==> flow/design.v <==
`timescale 1ns / 1ps
module uart_rx #(
  parameter   CLK_FREQ      = 125_000_000,
  parameter   BAUD_RATE     = 115_200,
  parameter   CLKS_PER_BIT  = CLK_FREQ / BAUD_RATE
)
(
  input wire        iClk, iRst,
  input wire        iRxSerial,
  output wire [7:0] oRxByte, 
  output wire       oRxDone
 );
  localparam sIDLE             = 3'b000;
  localparam sRX_START         = 3'b001;
  localparam sRX_DATA          = 3'b010;
  localparam sRX_SAMPLE        = 3'b011;
  localparam sRX_DATA_COMPLETE = 3'b100;
  localparam sRX_STOP          = 3'b101;
  localparam sRX_DONE          = 3'b110;
  reg [2:0] rFSM_Current, wFSM_Next; 
  reg [$clog2(CLKS_PER_BIT):0]   rCnt_Current, wCnt_Next;
  reg [2:0] rBit_Current, wBit_Next;
  reg [7:0] rRxData_Current, wRxData_Next;  
  reg rRx1, rRx2;
  always @(posedge iClk)
    begin
      rRx1 <= iRxSerial;
      rRx2 <= rRx1;
    end
  always @(posedge iClk)
    begin
      if(iRst == 1)
      begin
          rFSM_Current <= sIDLE;
          rCnt_Current <= 0;
          rBit_Current <= 0;
          rRxData_Current <= 0;
      end
      else
      begin
          rFSM_Current <= wFSM_Next;
          rCnt_Current <= wCnt_Next;
          rBit_Current <= wBit_Next;
          rRxData_Current <= wRxData_Next;
      end
    end
 always @(*)
    begin
        case(rFSM_Current)
            sIDLE: 
                begin
                wCnt_Next = 0;
                wBit_Next = 0;
                wRxData_Next = 0; 
                if(iRxSerial == 0)
                    wFSM_Next = sRX_START;
                else
                    wFSM_Next = sIDLE;
                end
            sRX_START:
                begin
                    wBit_Next = 0;
                    wRxData_Next = rRxData_Current;
                    if(rCnt_Current < (CLKS_PER_BIT - 1) ) begin
                        wFSM_Next = sRX_START;
                        wCnt_Next = rCnt_Current + 1;
                    end else begin
                        wFSM_Next = sRX_DATA;
                        wCnt_Next = 0;
                    end
                end
            sRX_DATA:
                begin
                    if(rCnt_Current < (((CLKS_PER_BIT-1)/2) - 1))
                        begin
                        wFSM_Next = sRX_DATA;
                        wCnt_Next = rCnt_Current + 1;
                        wBit_Next = rBit_Current;
                        wRxData_Next = rRxData_Current;
                        end
                    else
                        begin
                        wFSM_Next = sRX_SAMPLE;
                        wCnt_Next = rCnt_Current + 1;
                        wBit_Next = rBit_Current;
                        wRxData_Next = rRxData_Current;
                        end
                end
            sRX_SAMPLE:
                begin
                    wFSM_Next = sRX_DATA_COMPLETE;
                    wCnt_Next = rCnt_Current + 1;
                    wBit_Next = rBit_Current;
                    wRxData_Next = {rRx2, rRxData_Current[7:1]};
                end
            sRX_DATA_COMPLETE:
                begin
                    if(rCnt_Current < (CLKS_PER_BIT - 1))
                        begin
                        wFSM_Next = sRX_DATA_COMPLETE;
                        wCnt_Next = rCnt_Current + 1;
                        wBit_Next = rBit_Current;
                        wRxData_Next = rRxData_Current;
                        end
                    else
                        begin
                        if(rBit_Current < 7)
                            begin
                            wFSM_Next = sRX_DATA;
                            wCnt_Next = 0;
                            wBit_Next = rBit_Current+1;
                            wRxData_Next = rRxData_Current;
                            end
                        else
                            begin
                            wFSM_Next = sRX_STOP;
                            wCnt_Next = 0;
                            wBit_Next = 0;
                            wRxData_Next = rRxData_Current;
                            end    
                        end
                end
            sRX_STOP:
                begin
                    wRxData_Next = rRxData_Current;
                    wBit_Next = 0;
                    if (rCnt_Current < (CLKS_PER_BIT - 1))
                        begin
                            wFSM_Next = sRX_STOP;
                            wCnt_Next = rCnt_Current + 1;
                        end
                    else
                        begin
                            wFSM_Next = sRX_DONE;
                            wCnt_Next = 0;
                        end
                end
            sRX_DONE:
                begin
                wRxData_Next = rRxData_Current;
                wBit_Next = 0;
                wCnt_Next = 0;
                wFSM_Next = sIDLE;
                end
            default:
                begin
                wFSM_Next = sIDLE;
                wCnt_Next = 0;
                wBit_Next = 0;
                wRxData_Next = 0;
                end
            endcase
    end
    assign oRxByte = rRxData_Current;
    assign oRxDone = (rFSM_Current == sRX_DONE) ? 1 : 0;
endmodule
`timescale 1ns / 1ps
module uart_tx #(
    parameter   CLK_FREQ      = 125000000,
    parameter   BAUD_RATE     = 115200,
    parameter   CLKS_PER_BIT  = CLK_FREQ / BAUD_RATE
  )
  (
   input wire       iClk, iRst,
   input wire       iTxStart,
   input wire [7:0] iTxByte, 
   output wire      oTxSerial,
   output wire      oTxBusy,
   output wire      oTxDone
   );
  localparam sIDLE         = 3'b000;
  localparam sTX_START     = 3'b001;
  localparam sTX_DATA      = 3'b010;
  localparam sTX_STOP      = 3'b011;
  localparam sDONE         = 3'b100;
  reg [2:0] rFSM_Current, wFSM_Next; 
  reg [$clog2(CLKS_PER_BIT):0]   rCnt_Current, wCnt_Next;
  reg [2:0] rBit_Current, wBit_Next;
  reg [7:0] rTxData_Current, wTxData_Next;
  always @(posedge iClk)
  begin
    if (iRst==1)
      begin
        rFSM_Current <= sIDLE;
        rCnt_Current <= 0;
        rBit_Current <= 0;
        rTxData_Current <= 0;
      end
    else
      begin
        rFSM_Current <= wFSM_Next;
        rCnt_Current <= wCnt_Next;
        rBit_Current <= wBit_Next;
        rTxData_Current <= wTxData_Next;
      end
  end
  always @(*)
    begin
      case (rFSM_Current)
        sIDLE :
          begin
            wCnt_Next = 0;
            wBit_Next = 0;
            if (iTxStart == 1)
              begin
                wFSM_Next = sTX_START;
                wTxData_Next = iTxByte;    
              end
            else
             begin    
                wFSM_Next = sIDLE;
                wTxData_Next = rTxData_Current;
             end
          end 
        sTX_START :
            begin
              wTxData_Next = rTxData_Current;
              wBit_Next = 0;
              if (rCnt_Current < (CLKS_PER_BIT - 1) )
                begin
                  wFSM_Next = sTX_START;
                  wCnt_Next = rCnt_Current + 1;
                end
              else
                begin
                  wFSM_Next = sTX_DATA;
                  wCnt_Next = 0;
                end
            end 
          sTX_DATA :
            begin
              if (rCnt_Current < (CLKS_PER_BIT - 1) )
                begin
                  wFSM_Next = sTX_DATA;
                  wCnt_Next = rCnt_Current + 1;
                  wTxData_Next = rTxData_Current;
                  wBit_Next = rBit_Current;
                end
              else
                begin
                  wCnt_Next = 0;
                  if (rBit_Current != 7)
                    begin
                      wFSM_Next = sTX_DATA;
                      wBit_Next = rBit_Current + 1;
                      wTxData_Next = { 1'b0, rTxData_Current[7:1] };  
                    end
                  else
                    begin
                      wFSM_Next = sTX_STOP;
                      wBit_Next = 0;
                      wTxData_Next = rTxData_Current;
                    end
                end
            end  
          sTX_STOP :
            begin
              wTxData_Next = rTxData_Current;
              wBit_Next = 0;
              if (rCnt_Current < (CLKS_PER_BIT - 1) )
                begin
                  wFSM_Next = sTX_STOP;
                  wCnt_Next = rCnt_Current + 1;
                end
              else
                begin
                  wFSM_Next = sDONE;
                  wCnt_Next = 0;
                end
            end 
          sDONE :
            begin
              wTxData_Next = rTxData_Current;
              wBit_Next = 0;
              wCnt_Next = 0;
              wFSM_Next = sIDLE;
            end
          default :
            begin
              wFSM_Next = sIDLE;
              wCnt_Next = 0;
              wBit_Next = 0;
              wTxData_Next = 0;
            end 
        endcase
    end
  reg rTxSerial;
  always @(*)
  begin
    if (rFSM_Current == sTX_START)
      rTxSerial = 0;
    else if (rFSM_Current == sTX_DATA)
      rTxSerial = rTxData_Current[0];
    else
      rTxSerial = 1;
  end
  assign oTxSerial = rTxSerial;
  assign oTxBusy = ( (rFSM_Current == sIDLE) || (rFSM_Current == sDONE) ) ? 0 : 1;
  assign oTxDone = (rFSM_Current == sDONE) ? 1 : 0;
endmodule
`timescale 1ns / 1ps
module partial_full_adder(
    input   wire iA, iB,
    input   wire iCarryIn,
    output  wire oSum, oGen, oPropagate
    );
assign oSum = iA ^ iB ^ iCarryIn;
assign oGen = iA & iB;
assign oPropagate = iA | iB;
endmodule
`timescale 1ns / 1ps
module carry_lookahead_adder_4b #(
    parameter ADDER_WIDTH = 4
) (
    input   wire [ADDER_WIDTH-1:0] iA, iB,
    input   wire                   iCarryIn,
    output  wire [ADDER_WIDTH-1:0] oSum,
    output  wire                   oCarry
);
    wire [ADDER_WIDTH-1:0] wGen, wPropagate;
    partial_full_adder PFA1(
        .iA(iA[0]),
        .iB(iB[0]),
        .iCarryIn(iCarryIn),
        .oSum(oSum[0]),
        .oGen(wGen[0]),
        .oPropagate(wPropagate[0])
    );
    partial_full_adder PFA2(
        .iA(iA[1]),
        .iB(iB[1]),
        .iCarryIn(wCarry[0]),  
        .oSum(oSum[1]),
        .oGen(wGen[1]),
        .oPropagate(wPropagate[1])
    );
    partial_full_adder PFA3(
        .iA(iA[2]),
        .iB(iB[2]),
        .iCarryIn(wCarry[1]),  
        .oSum(oSum[2]),
        .oGen(wGen[2]),
        .oPropagate(wPropagate[2])
    );
    partial_full_adder PFA4(
        .iA(iA[3]),
        .iB(iB[3]),
        .iCarryIn(wCarry[2]),  
        .oSum(oSum[3]),
        .oGen(wGen[3]),
        .oPropagate(wPropagate[3])
    );
    wire [ADDER_WIDTH-2:0] wCarry;
    assign wCarry[0] = wGen[0] | (wPropagate[0] & iCarryIn);
    assign wCarry[1] = wGen[1] | (wPropagate[1] & wGen[0]) | (wPropagate[1] & wPropagate[0] & iCarryIn);
    assign wCarry[2] = wGen[2] | (wPropagate[2] & wGen[1]) | (wPropagate[2] & wPropagate[1] & wGen[0]) | (wPropagate[2] & wPropagate[1] & wPropagate[0] & iCarryIn);
    assign oCarry    = wGen[3] | (wPropagate[3] & wGen[2]) | (wPropagate[3] & wPropagate[2] & wGen[1]) | (wPropagate[3] & wPropagate[2] & wPropagate[1] & wGen[0]) | (wPropagate[3] & wPropagate[2] & wPropagate[1] & wPropagate[0] & iCarryIn); 
endmodule
`timescale 1ns / 1ps
module carry_lookahead_adder_16b (
    input   wire [15:0] iA, iB,
    input   wire                   iCarryIn,
    output  wire [15:0] oSum,
    output  wire                   oCarry
);
    wire [2:0] w_oCarry;
    carry_lookahead_adder_4b CLA1(.iA(iA[3:0]), .iB(iB[3:0]), .iCarryIn(iCarryIn), .oSum(oSum[3:0]), .oCarry(w_oCarry[0]));
    carry_lookahead_adder_4b CLA2(.iA(iA[7:4]), .iB(iB[7:4]), .iCarryIn(w_oCarry[0]), .oSum(oSum[7:4]), .oCarry(w_oCarry[1]));
    carry_lookahead_adder_4b CLA3(.iA(iA[11:8]), .iB(iB[11:8]), .iCarryIn(w_oCarry[1]), .oSum(oSum[11:8]), .oCarry(w_oCarry[2]));
    carry_lookahead_adder_4b CLA4(.iA(iA[15:12]), .iB(iB[15:12]), .iCarryIn(w_oCarry[2]), .oSum(oSum[15:12]), .oCarry(oCarry));
endmodule
`timescale 1ns / 1ps
module carry_select_adder_Nb #(
    parameter ADDER_WIDTH = 128,
    parameter SUB_WIDTH = 16
) (
    input   wire [ADDER_WIDTH-1:0] iA, iB,
    input   wire                   iCarryIn,
    output  wire [ADDER_WIDTH-1:0] oSum,
    output  wire                   oCarry
);
    wire oCarry1;
    wire [1:0] oCarryFA [0:ADDER_WIDTH/SUB_WIDTH-1];
    wire [SUB_WIDTH-1:0] oSumFA [0:ADDER_WIDTH/SUB_WIDTH-1][0:1];
    carry_lookahead_adder_16b CLA(.iA(iA[SUB_WIDTH-1:0]), .iB(iB[SUB_WIDTH-1:0]), .iCarryIn(iCarryIn), .oSum(oSum[SUB_WIDTH-1:0]), .oCarry(oCarry1));
    genvar i;
    generate
        for (i = SUB_WIDTH; i < ADDER_WIDTH; i = i + SUB_WIDTH)
        begin : adders
            carry_lookahead_adder_16b CLA_noCarry(.iA(iA[i+SUB_WIDTH-1:i]), .iB(iB[i+SUB_WIDTH-1:i]), .iCarryIn(1'b0), .oSum(oSumFA[i/SUB_WIDTH][0]), .oCarry(oCarryFA[i/SUB_WIDTH][0]));
            carry_lookahead_adder_16b CLA_carry(.iA(iA[i+SUB_WIDTH-1:i]), .iB(iB[i+SUB_WIDTH-1:i]), .iCarryIn(1'b1), .oSum(oSumFA[i/SUB_WIDTH][1]), .oCarry(oCarryFA[i/SUB_WIDTH][1]));
        end
    endgenerate
    wire [1:ADDER_WIDTH/SUB_WIDTH-1] mux_select;
    assign mux_select[1] = (oCarry1 == 0) ? oCarryFA[1][0] : oCarryFA[1][1];
    genvar j;
    generate
        for (j = 2; j < ADDER_WIDTH/SUB_WIDTH; j = j + 1)
        begin
            assign mux_select[j] = (mux_select[j-1] == 0) ? oCarryFA[j-1][0] : oCarryFA[j-1][1];
        end
    endgenerate
    generate
        genvar l;
        for (l = 0; l < SUB_WIDTH; l = l + 1)
        begin : assign_bit
            assign oSum[SUB_WIDTH + l] = (oCarry1 == 0) ? oSumFA[1][0][l] : oSumFA[1][1][l];
        end
    endgenerate
    genvar k;
    generate
        for (k = SUB_WIDTH*2; k < ADDER_WIDTH; k = k + SUB_WIDTH)
        begin : assign_sum
            genvar l;
            for (l = 0; l < SUB_WIDTH; l = l + 1)
            begin : assign_bit
                assign oSum[k+l] = (mux_select[k/SUB_WIDTH] == 0) ? oSumFA[k/SUB_WIDTH][0][l] : oSumFA[k/SUB_WIDTH][1][l];
            end
        end
    endgenerate
    assign oCarry = (mux_select[ADDER_WIDTH/SUB_WIDTH-1] == 0) ? oCarryFA[ADDER_WIDTH/SUB_WIDTH-1][0] : oCarryFA[ADDER_WIDTH/SUB_WIDTH-1][1];
endmodule
`timescale 1ns / 1ps
module mp_adder #(
      parameter OPERAND_WIDTH = 512,
      parameter ADDER_WIDTH   = 128,
      parameter N_ITERATIONS  = OPERAND_WIDTH / ADDER_WIDTH
    )
    (
    input  wire                       iClk,
    input  wire                       iRst,
    input  wire                       iStart,
    input  wire                       iCommand,
    input  wire [OPERAND_WIDTH-1:0]   iOpA,
    input  wire [OPERAND_WIDTH-1:0]   iOpB,
    output wire [OPERAND_WIDTH:0]     oRes,  
    output wire                       oDone);
    wire [OPERAND_WIDTH-1:0] regA_D;
    reg  [OPERAND_WIDTH-1:0] regA_Q;
    always @(posedge iClk)
    begin
        if(iRst==1)     regA_Q <= { OPERAND_WIDTH{1'b0} }; 
        else            regA_Q <= regA_D;
    end
    wire [OPERAND_WIDTH-1:0] regB_D;
    reg  [OPERAND_WIDTH-1:0] regB_Q;    
    always @(posedge iClk)
    begin
      if(iRst==1)       regB_Q <= {OPERAND_WIDTH{1'b0}}; 
      else              regB_Q <= regB_D;
    end
    reg          muxA_sel;
    wire [OPERAND_WIDTH-1:0] muxA_Out;
    assign muxA_Out = (muxA_sel == 0) ? iOpA : { {ADDER_WIDTH{1'b0}}  , regA_Q[OPERAND_WIDTH-1:ADDER_WIDTH]};
    assign regA_D = muxA_Out;
    wire [OPERAND_WIDTH-1:0] w_invOpB;
    assign w_invOpB = (iCommand == 0) ? iOpB : (~iOpB);
    reg  muxB_sel;
    wire  [OPERAND_WIDTH-1:0] muxB_Out;
    assign muxB_Out = (muxB_sel == 0) ? w_invOpB : { {ADDER_WIDTH{1'b0}}  , regB_Q[OPERAND_WIDTH-1:ADDER_WIDTH]};
    assign regB_D = muxB_Out;
    wire [ADDER_WIDTH-1:0]  operandA;
    wire [ADDER_WIDTH-1:0]  operandB;
    wire                    carry_in;
    wire [ADDER_WIDTH-1:0]  result;
    wire                    carry_out;
    carry_select_adder_Nb #( .ADDER_WIDTH(ADDER_WIDTH)) 
    carry_select_inst   (
        .iA( operandA ), 
        .iB( operandB ),
        .iCarryIn( carry_in ),
        .oSum(result),
        .oCarry(carry_out)
      );
    reg  [OPERAND_WIDTH-1:0] regResult;
    always @(posedge iClk)
    begin
        if(iRst==1)   regResult <= { OPERAND_WIDTH{1'b0} };
      else            regResult <= { result, regResult[OPERAND_WIDTH-1:ADDER_WIDTH] };
    end
    reg  regCout;
    always @(posedge iClk)
    begin
      if(iRst==1)   regCout <= 1'b0;
      else          regCout <= carry_out;
    end
    wire w_Carry;
    assign w_Carry = (iCommand == 0) ? 1'b0 : 1'b1;  
    reg  muxCarry_sel;
    wire muxCarryIn;
    assign muxCarryIn = (muxCarry_sel == 0) ? w_Carry : regCout;
    assign operandA = regA_Q;
    assign operandB = regB_Q;
    assign carry_in = muxCarryIn;
    assign oRes = { regCout, regResult};
    localparam s_IDLE         = 3'b000;
    localparam s_STORE_OPS    = 3'b001;
    localparam s_ADD_FIRST    = 3'b010;
    localparam s_ADD_WORDS    = 3'b011;
    localparam s_DONE         = 3'b100;
    reg [2:0] rFSM_current, wFSM_next;
    always @(posedge iClk)
    begin
        if(iRst==1)	  
            rFSM_current <= s_IDLE;
        else          
            rFSM_current <= wFSM_next;
    end
    reg [$clog2(N_ITERATIONS):0] rCnt_Current, wCnt_next;
    always @(posedge iClk)
    begin
        if(iRst==1)	  
            rCnt_Current <= 0;
        else          
            rCnt_Current <= wCnt_next;
    end
    always @(*)
    begin
        case(rFSM_current)
            s_IDLE: 
              begin         
                muxA_sel = 0;
                muxB_sel = 0;
                muxCarry_sel = 0;
                wCnt_next = 0;
                if (iStart==1)
                    wFSM_next = s_STORE_OPS;
                else
                    wFSM_next = s_IDLE;
              end
            s_STORE_OPS: 
              begin
                muxA_sel = 0;
                muxB_sel = 0;
                muxCarry_sel = 0;
                wCnt_next = rCnt_Current + 1;
                wFSM_next = s_ADD_FIRST;
              end
            s_ADD_FIRST: 
              begin
                muxA_sel = 1;
                muxB_sel = 1;
                muxCarry_sel = 0;
                wCnt_next = rCnt_Current + 1;
                wFSM_next = s_ADD_WORDS;
              end
            s_ADD_WORDS: 
              begin
                muxA_sel = 1;
                muxB_sel = 1;
                muxCarry_sel = 1;
                wCnt_next = rCnt_Current + 1;
                if ( rCnt_Current < (N_ITERATIONS - 1) )
                  wFSM_next = s_ADD_WORDS;
                else
                  wFSM_next = s_DONE;
              end
            s_DONE:
              begin
                muxA_sel = 1;
                muxB_sel = 1;
                muxCarry_sel = 1;
                wCnt_next = 0;
                wFSM_next = s_IDLE;
              end  
            default: 
              begin 
                muxA_sel = 0;
                muxB_sel = 0;
                muxCarry_sel = 0;
                wCnt_next = 0;
                wFSM_next = s_IDLE;
              end
        endcase
    end
    reg regDone;
    always @(posedge iClk)
    begin
      if(iRst)    regDone <= 1'd0; 
      else        regDone <= ( rFSM_current == s_DONE ) ? 1'b1 : 1'b0;
    end
    assign oDone = regDone;
endmodule
`timescale 1ns / 1ps
module uart_top #(
    parameter   OPERAND_WIDTH = 512,
    parameter   ADDER_WIDTH   = 128,
    parameter   NBYTES        = OPERAND_WIDTH / 8,  
    parameter   CLK_FREQ      = 125_000_000,
    parameter   BAUD_RATE     = 7_812_500    
  )  
  (
    input   wire   iClk, iRst,
    input   wire   iRx,
    output  wire   oTx
  );
  reg [NBYTES*8-1:0] rBuffer1, rBuffer2;
  wire [(NBYTES)*8:0] wBuffer3;
  reg [(NBYTES+1)*8-1:0] rBufferRes;
  localparam s_IDLE         = 3'b000;
  localparam s_WAIT_RX1     = 3'b001;
  localparam s_WAIT_RX2     = 3'b010;
  localparam s_ADDITION     = 3'b011;
  localparam s_TX           = 3'b100;
  localparam s_WAIT_TX      = 3'b101;
  localparam s_DONE         = 3'b110;
  localparam s_WAIT_ADD_SUB = 3'b111;
  reg [2:0]   rFSM;  
  reg         rTxStart;
  reg [7:0]   rTxByte;
  wire        wTxBusy;
  wire        wTxDone;
  wire [7:0] wRxByte;
  wire wRxDone;
  uart_tx #(  .CLK_FREQ(CLK_FREQ), .BAUD_RATE(BAUD_RATE) )
  UART_TX_INST
    (.iClk(iClk),
     .iRst(iRst),
     .iTxStart(rTxStart),
     .iTxByte(rTxByte),
     .oTxSerial(oTx),
     .oTxBusy(wTxBusy),
     .oTxDone(wTxDone)
     );
  uart_rx #( .CLK_FREQ(CLK_FREQ), .BAUD_RATE(BAUD_RATE) )
  UART_RX_INST
  (.iClk(iClk),
   .iRst(iRst),
   .iRxSerial(iRx),
   .oRxByte(wRxByte),
   .oRxDone(wRxDone)
   );
   reg r_StartAdd;
   wire w_DoneAdd;
   mp_adder #( .OPERAND_WIDTH(OPERAND_WIDTH), .ADDER_WIDTH(ADDER_WIDTH) ) MP_ADDER_INST
   (.iClk(iClk),
    .iRst(iRst),
    .iStart(r_StartAdd),
    .iCommand(r_add_sub[0]),
    .iOpA(rBuffer1),
    .iOpB(rBuffer2),
    .oRes(wBuffer3),
    .oDone(w_DoneAdd)
   );
   reg [7:0] r_add_sub;
  reg [$clog2(NBYTES):0] rCnt_Current;
  always @(posedge iClk)
  begin
  if (iRst == 1 ) 
    begin
      rFSM <= s_IDLE;
      rTxStart <= 0;
      rCnt_Current <= 0;
      rTxByte <= 0;
      rBuffer1 <= 0;
      rBuffer2 <= 0;
      rBufferRes <= 0;
    end 
  else 
    begin
      case (rFSM)
        s_IDLE :
          begin
            rFSM <= s_WAIT_ADD_SUB;
          end
        s_WAIT_ADD_SUB :
          begin
            if (wRxDone==1)
                begin
                    r_add_sub <= wRxByte;
                    rFSM <= s_WAIT_RX1;
                end 
             else
                begin
                    rFSM <= s_WAIT_ADD_SUB;
                end           
          end
        s_WAIT_RX1 :
          begin
          r_StartAdd <= 0;
            if (wRxDone==1)
                begin
                if(rCnt_Current<NBYTES-1)
                    begin
                    rCnt_Current<=rCnt_Current+1;
                    rFSM <= s_WAIT_RX1;
                    rBuffer1 <= { rBuffer1[NBYTES*8-9:0],wRxByte};            
                    end
                else
                    begin
                    rCnt_Current<=0;
                    rBuffer1 <= { rBuffer1[NBYTES*8-9:0],wRxByte}; 
                    rFSM <= s_WAIT_RX2;
                    end
                end 
             else
                begin
                    rFSM <= s_WAIT_RX1;
                end           
          end
          s_WAIT_RX2 :
          begin
            if (wRxDone==1)
                begin
                if(rCnt_Current<NBYTES-1)
                    begin
                    r_StartAdd <= 0;
                    rCnt_Current<=rCnt_Current+1;
                    rFSM <= s_WAIT_RX2;
                    rBuffer2 <= { rBuffer2[NBYTES*8-9:0],wRxByte};            
                    end
                else
                    begin
                    rCnt_Current<=0;
                    rBuffer2 <= { rBuffer2[NBYTES*8-9:0],wRxByte}; 
                    r_StartAdd <= 1;                  
                    rFSM <= s_ADDITION;
                    end
                end 
             else
                begin
                    r_StartAdd <= 0;
                    rFSM <= s_WAIT_RX2;
                end           
          end  
        s_ADDITION:
        begin
            rCnt_Current<=0;
            if(w_DoneAdd != 1)
                begin
                    r_StartAdd <= 1;
                    rFSM <= s_ADDITION;
                end
            else
                begin
                r_StartAdd <= 0;
                rFSM <= s_TX;
                if(r_add_sub[0] == 0)
                    begin
                    rBufferRes <= {7'b0000000,wBuffer3};
                    end
                else
                    begin
                    rBufferRes <= {8'b00000000,wBuffer3[OPERAND_WIDTH-1:0]};
                    end
                end
        end
        s_TX :
          begin
            if ( (rCnt_Current < (NBYTES+1)) && (wTxBusy ==0) ) 
              begin
                rFSM <= s_WAIT_TX;
                rTxStart <= 1; 
                rTxByte <= rBufferRes[(NBYTES+1)*8-1:(NBYTES+1)*8-8];             
                rBufferRes <= {rBufferRes[(NBYTES+1)*8-9:0] , 8'b0000_0000};     
                rCnt_Current <= rCnt_Current + 1;
              end 
            else 
              begin 
                rFSM <= s_DONE;
                rTxStart <= 0;
                rTxByte <= 0;
                rCnt_Current <= 0;
              end
            end 
            s_WAIT_TX :
              begin
                if (wTxDone) begin
                  rFSM <= s_TX;
                end else begin
                  rFSM <= s_WAIT_TX;
                  rTxStart <= 0;                   
                end
              end 
            s_DONE :
              begin
                rFSM <= s_WAIT_ADD_SUB;     
              end 
            default :
              rFSM <= s_IDLE;
          endcase
      end
    end       
endmodule
; Reports on uart_top
; Tool output for the design above, in the order of the flow.
; Lines are those of the file above, counted from 1.
; Library cell names are shortened.
; Not given: n/a
[design]
design = uart_top
clock = iClk
cell_library = sky130hd
pvt_corner = tt_025C_1v80

; Word-level counts
; Source: Yosys, flattened and elaborated, memories not mapped. Widths are those after wreduce. Registers that Yosys merges into a memory's read port (data or address) are not register bits. Print and check cells do not count.
[word_totals]
word_cells = 1887
ff_bits = 3149
[classes]
cmp = 7
logic = 1598
equal = 30
addsub = 6
n_mux = 185
n_reduce_logical = 33
[ops]
columns = operator, n
row1 = 520-bit parallel mux with 2-bit select, 1
row2 = 520-bit 2-to-1 mux, 2
row3 = 384-bit 2-to-1 mux, 2
row4 = 1-bit AND, 696
row5 = 1-bit bitwise OR, 532
row6 = 513-bit 2-to-1 mux, 1
row7 = 512-bit inverter, 1
row8 = 512-bit 2-to-1 mux, 1
row9 = 1-bit XOR, 354
row10 = 1-bit 2-to-1 mux, 143
row11 = 8-bit 2-to-1 mux, 4
row12 = 3-bit 2-to-1 mux, 10
row13 = 3-bit equality test with constant B, 9
row14 = 3-bit by 2-bit equality test with 1-bit output with constant B, 8
row15 = 8-bit parallel mux with 3-bit select, 1
row16 = 3-bit parallel mux with 4-bit select, 2
row17 = 7-bit parallel mux with 3-bit select, 1
row18 = 3-bit parallel mux with 7-bit select, 1
row19 = 7-bit 2-to-1 mux, 3
row20 = 3-bit OR reduction, 6
row21 = 3-bit parallel mux with 6-bit select, 1
row22 = 8-bit parallel mux with 2-bit select, 1
row23 = 1-bit inverter, 15
row24 = 2-bit OR reduction, 7
row25 = 2-bit AND reduction, 6
row26 = 3-bit by 1-bit equality test with 1-bit output with constant B, 4
row27 = 3-bit logical NOT, 4
row28 = 2-bit 2-to-1 mux, 6
; Other operator kinds: 25; their cells: 37.

; Logic depth
; Yosys ltp: most cells in a row. Word level: on the elaborated netlist, between registers, memories and ports. Mapped: between sequential cells and ports; inverters and the memories' decode and read muxes count.
[logic_depth]
depth_word = 20
abc_area = 1
ltp_mapped = 60

; Mapped cells and area
; The flow's flattened synthesis, as Yosys stat reports it; memories are mapped. The netlist is that of the ABC_AREA named above (0 if unset); the other value can give another one.
[mapped]
ffs = 3162
stdcells = 14434
seqArea_um2 = 63320.7
buffers = 1032
synth_area_um2 = 117083.5
[by_type]
columns = cell, n, type_area_um2
row1 = dfxtp_1, 3160, 6.33E+04
row2 = nor2_1, 3593, 1.35E+04
row3 = o21ai_0, 2230, 1.12E+04
row4 = xnor2_1, 536, 4.69E+03
row5 = nand2_1, 1176, 4.41E+03
row6 = clkbuf_1, 1019, 3.82E+03
row7 = inv_1, 988, 3.71E+03
row8 = ha_1, 263, 3.29E+03
row9 = a31oi_1, 506, 3.17E+03
row10 = a21oi_1, 529, 2.65E+03
row11 = a211oi_1, 183, 1.37E+03
row12 = fa_1, 25, 500.48
row13 = nand3_1, 48, 240.23
row14 = nand2_2, 33, 206.448
row15 = nor4_1, 19, 118.864
row16 = o21bai_1, 14, 105.101
row17 = xor2_1, 9, 78.826
row18 = a221oi_1, 8, 70.067
; Other cell types: 31; their cells: 95.

; Path before layout
; OpenSTA on the mapped netlist: ideal clock, no wires. The path of least setup slack (recovery checks aside). Input and output delay are each 20% of the period. Register names are those of the netlist, which keeps one name where synthesis merged equal registers.
[synth_path]
path_type = reg2reg
startpoint = reg MP_ADDER_INST.regB_Q[3]
endpoint = reg MP_ADDER_INST.regResult[509]
slack_ns = 2.999
stages = 58
setup_ns = 0.128
t_arrival_ns = 4.873
path_delay_ns = 5.001
period_ns = 8.0
t_first_pin_ns = 0.000
t_required_ns = 7.872
period_less_setup_slack_ns = 5.001
; "path_delay_ns" = arrival - input delay + setup time.
; "stages" counts driving pins, that of a launching flip-flop among them; a cell with two outputs on the path counts twice.
; "period_less_setup_slack_ns" is the clock period less the worst setup slack; recovery checks do not enter. This is arithmetic on one report: input and output delays are still those of the set period (20% each).
; The rows between start and end are the longest chain of elaborated cells between them; the timing report does not say that the signal goes this way. Where chains are equally long, one stands for them.
; A line is the first line of the expression or statement that the cell stems from. Yosys adds cells for indexed reads and writes and turns some case tables into memories.
[synth_via]
cell_sequence = dfxtp_1 -> inv_1 -> ha_1 -> nor2_1 -> nand2_1 -> nor2_1 -> nand2_1 -> nand2_2 -> nand2_1 -> nand2_2 -> nand2_1 -> nand2_2 -> nand2_2 -> nand2_4 -> nand2_2 -> nand3_2 -> nand3_2 -> nand2_2 -> [22 not listed] -> nand2_2 -> nand2_4 -> nand2_2 -> nand3_2 -> nand2_2 -> nand2_1 -> nand2_2 -> nand2_2 -> nand2_2 -> nand2_1 -> nand2_2 -> nand2_1 -> nand2_2 -> nand2_2 -> nand2_4 -> fa_1 -> xnor2_1 -> nor2_1
elab_chain_cells = 20
[synth_rtl]
columns = item, line_no
row1 = "start, declared", 446  ; reg  [OPERAND_WIDTH-1:0] regB_Q;
row2 = "start, assigned", 449  ; if(iRst==1)       regB_Q <= {OPERAND_WIDTH{1'b0}};
row3 = "start, assigned", 450  ; else              regB_Q <= regB_D;
row4 = 1-bit bitwise OR, 309  ; assign oPropagate = iA | iB;
row5 = 1-bit AND, 357  ; assign oCarry    = wGen[3] | (wPropagate[3] & wGen[2]) | (wPropagate[3] & wPropagate[2] & wGen[1]) | (wPropaga ...
row6 = 1-bit bitwise OR x4, 357
row7 = 1-bit AND, 357
row8 = 1-bit bitwise OR, 357
row9 = 1-bit AND, 357
row10 = 1-bit bitwise OR, 357
row11 = 1-bit AND, 357
row12 = 1-bit bitwise OR, 357
row13 = 1-bit 2-to-1 mux, 395  ; assign mux_select[1] = (oCarry1 == 0) ? oCarryFA[1][0] : oCarryFA[1][1];
row14 = 1-bit 2-to-1 mux x6, 400  ; assign mux_select[j] = (mux_select[j-1] == 0) ? oCarryFA[j-1][0] : oCarryFA[j-1][1];
row15 = 1-bit 2-to-1 mux, 417  ; assign oSum[k+l] = (mux_select[k/SUB_WIDTH] == 0) ? oSumFA[k/SUB_WIDTH][0][l] : oSumFA[k/SUB_WIDTH][1][l];
row16 = "end, assigned", 478  ; if(iRst==1)   regResult <= { OPERAND_WIDTH{1'b0} };
row17 = "end, assigned", 479  ; else            regResult <= { result, regResult[OPERAND_WIDTH-1:ADDER_WIDTH] };
row18 = "end, declared", 475  ; reg  [OPERAND_WIDTH-1:0] regResult;

; Path in the finished layout
; Path of least setup slack in the final report of stored run 1 (OpenROAD, finished layout, wires in). Where an end is a register, its clock arrival counts in the times.
[layout_path]
path_type = reg2reg
startpoint = reg MP_ADDER_INST.regB_Q[3]
endpoint = reg MP_ADDER_INST.regResult[509]
t_required_ns = 8.72
period_ns = 8.0
t_arrival_ns = 6.56
t_first_pin_ns = 0.88
stages = 58
slack_ns = 2.16
setup_ns = 0.14
; The rows between start and end are the longest chain of elaborated cells between them; the timing report does not say that the signal goes this way. Where chains are equally long, one stands for them.
[layout_via]
cell_sequence = dfxtp_1 -> inv_1 -> ha_1 -> nor2_1 -> nand2_1 -> nor2_1 -> nand2_1 -> nand2_2 -> nand2_1 -> nand2_2 -> nand2_1 -> nand2_2 -> nand2_2 -> nand2_4 -> nand2_2 -> nand3_2 -> nand3_2 -> nand2_2 -> [22 not listed] -> nand2_2 -> nand2_4 -> nand2_2 -> nand3_2 -> nand2_2 -> nand2_1 -> nand2_2 -> nand2_2 -> nand2_2 -> nand2_1 -> nand2_2 -> nand2_1 -> nand2_2 -> nand2_2 -> nand2_4 -> fa_1 -> xnor2_1 -> nor2_1
elab_chain_cells = 20
[layout_rtl]
columns = item, line_no
row1 = "start, declared", 446  ; reg  [OPERAND_WIDTH-1:0] regB_Q;
row2 = "start, assigned", 449  ; if(iRst==1)       regB_Q <= {OPERAND_WIDTH{1'b0}};
row3 = "start, assigned", 450  ; else              regB_Q <= regB_D;
row4 = 1-bit bitwise OR, 309  ; assign oPropagate = iA | iB;
row5 = 1-bit AND, 357  ; assign oCarry    = wGen[3] | (wPropagate[3] & wGen[2]) | (wPropagate[3] & wPropagate[2] & wGen[1]) | (wPropaga ...
row6 = 1-bit bitwise OR x4, 357
row7 = 1-bit AND, 357
row8 = 1-bit bitwise OR, 357
row9 = 1-bit AND, 357
row10 = 1-bit bitwise OR, 357
row11 = 1-bit AND, 357
row12 = 1-bit bitwise OR, 357
row13 = 1-bit 2-to-1 mux, 395  ; assign mux_select[1] = (oCarry1 == 0) ? oCarryFA[1][0] : oCarryFA[1][1];
row14 = 1-bit 2-to-1 mux x6, 400  ; assign mux_select[j] = (mux_select[j-1] == 0) ? oCarryFA[j-1][0] : oCarryFA[j-1][1];
row15 = 1-bit 2-to-1 mux, 417  ; assign oSum[k+l] = (mux_select[k/SUB_WIDTH] == 0) ? oSumFA[k/SUB_WIDTH][0][l] : oSumFA[k/SUB_WIDTH][1][l];
row16 = "end, assigned", 478  ; if(iRst==1)   regResult <= { OPERAND_WIDTH{1'b0} };
row17 = "end, assigned", 479  ; else            regResult <= { result, regResult[OPERAND_WIDTH-1:ADDER_WIDTH] };
row18 = "end, declared", 475  ; reg  [OPERAND_WIDTH-1:0] regResult;

; Stored flow runs of uart_top (7 of them; Yosys, OpenROAD, sky130hd). They differ in their settings and are not a sequence. Constraints: input delay and output delay 20% of the set period each, output load 0.01 pF.
; "achieved_period_ns": clock period set for the run, less the worst setup slack. It is reckoned from that one timing run; input and output delays stay at 20% of the period that was set.
; "worst_path_allowed_less_slack_ns": the worst setup path's part of the clock period (all of it between registers, 20% less for each end at a port) less its slack. A launch clock that arrives late makes it longer, a capture clock that arrives late makes it shorter.
; "power.total_mw": no workload was simulated; the value follows from the tool's default switching activity.

[stored run 1: settings]
ABC_AREA = 1
CORE_UTILIZATION = 40
SETUP_SLACK_MARGIN = 1.4
TNS_END_PERCENT = 70
period_ns = 8.0
CAP_MARGIN = 20
CORE_MARGIN = 2
SLEW_MARGIN = 20
[stored run 1: results]
synthArea_um2 = 117083.5
final_die_area_um2 = 297052.0
stdcell_area_um2 = 130296.0
utilization_frac = 0.448
ws_setup_ns = 2.163
tns_ns = 0.000
hold_ws_ns = 0.347
power.total_mw = 33.199
achieved_period_ns = 5.837
worst_path_allowed_less_slack_ns = 5.84
worstPathKind = reg2reg

[stored run 2: settings]
CORE_UTILIZATION = 46
period_ns = 4.2
CAP_MARGIN = 20
CORE_MARGIN = 2
SLEW_MARGIN = 20
[stored run 2: results]
synthArea_um2 = 118727.6
final_die_area_um2 = 262185.0
stdcell_area_um2 = 132921.0
utilization_frac = 0.518
ws_setup_ns = 0.209
tns_ns = 0.000
hold_ws_ns = 0.314
power.total_mw = 62.227
achieved_period_ns = 3.991
worst_path_allowed_less_slack_ns = 3.99
worstPathKind = reg2reg

[stored run 3: settings]
ABC_AREA = 1
CAP_MARGIN = 15
CELL_PAD_IN_SITES_GLOBAL_PLACEMENT = 1
CORE_MARGIN = 7
CORE_UTILIZATION = 40
GPL_ROUTABILITY_DRIVEN = 0
MIN_ROUTING_LAYER = met2
SETUP_SLACK_MARGIN = 1.4
SLEW_MARGIN = 5
TNS_END_PERCENT = 70
period_ns = 5.7
[stored run 3: results]
synthArea_um2 = 117083.5
final_die_area_um2 = 308053.0
stdcell_area_um2 = 132824.0
utilization_frac = 0.456
ws_setup_ns = 0.406
tns_ns = 0.000
hold_ws_ns = 0.338
power.total_mw = 48.263
achieved_period_ns = 5.294
worst_path_allowed_less_slack_ns = 5.29
worstPathKind = reg2reg

[stored run 4: settings]
CELL_PAD_IN_SITES_DETAIL_PLACEMENT = 2
CORE_ASPECT_RATIO = 0.88
CORE_UTILIZATION = 20
GPL_TIMING_DRIVEN = 1
MAX_ROUTING_LAYER = met4
MIN_ROUTING_LAYER = met1
PLACE_DENSITY = 0.44
SLEW_MARGIN = 25
period_ns = 2.75
CAP_MARGIN = 20
CORE_MARGIN = 2
[stored run 4: results]
synthArea_um2 = 118727.6
final_die_area_um2 = 599833.0
stdcell_area_um2 = 147046.0
utilization_frac = 0.249
ws_setup_ns = -0.932
tns_ns = -70.657
hold_ws_ns = 0.155
power.total_mw = 96.636
achieved_period_ns = 3.682
worst_path_allowed_less_slack_ns = 3.68
worstPathKind = reg2reg

[stored run 5: settings]
ABC_AREA = 0
CAP_MARGIN = 40
CELL_PAD_IN_SITES_GLOBAL_PLACEMENT = 1
CORE_MARGIN = 7
CORE_UTILIZATION = 40
GPL_ROUTABILITY_DRIVEN = 0
GPL_TIMING_DRIVEN = 0
MIN_ROUTING_LAYER = met2
SETUP_SLACK_MARGIN = 1.4
SLEW_MARGIN = 5
TNS_END_PERCENT = 70
period_ns = 5.7
[stored run 5: results]
synthArea_um2 = 118727.6
final_die_area_um2 = 312269.0
stdcell_area_um2 = 137523.0
utilization_frac = 0.467
ws_setup_ns = 1.428
tns_ns = 0.000
hold_ws_ns = 0.316
power.total_mw = 47.853
achieved_period_ns = 4.272
worst_path_allowed_less_slack_ns = 4.27
worstPathKind = reg2reg

[stored run 6: settings]
ABC_AREA = 0
CAP_MARGIN = 40
CELL_PAD_IN_SITES_DETAIL_PLACEMENT = 2
CELL_PAD_IN_SITES_GLOBAL_PLACEMENT = 1
CORE_MARGIN = 7
CORE_UTILIZATION = 16
GPL_ROUTABILITY_DRIVEN = 0
GPL_TIMING_DRIVEN = 0
MIN_ROUTING_LAYER = met2
SETUP_SLACK_MARGIN = 1.4
SLEW_MARGIN = 5
TNS_END_PERCENT = 70
period_ns = 5.7
[stored run 6: results]
synthArea_um2 = 118727.6
final_die_area_um2 = 766360.0
stdcell_area_um2 = 144806.0
utilization_frac = 0.196
ws_setup_ns = 1.357
tns_ns = 0.000
hold_ws_ns = 0.328
power.total_mw = 48.217
achieved_period_ns = 4.343
worst_path_allowed_less_slack_ns = 4.34
worstPathKind = reg2reg

[stored run 7: settings]
CORE_UTILIZATION = 40
SETUP_SLACK_MARGIN = 1.1
period_ns = 4.2
CAP_MARGIN = 20
CORE_MARGIN = 2
SLEW_MARGIN = 20
[stored run 7: results]
synthArea_um2 = 118727.6
final_die_area_um2 = 301192.0
stdcell_area_um2 = 136086.0
utilization_frac = 0.46
ws_setup_ns = 0.604
tns_ns = 0.000
hold_ws_ns = 0.331
power.total_mw = 61.906
achieved_period_ns = 3.596
worst_path_allowed_less_slack_ns = 3.60
worstPathKind = reg2reg
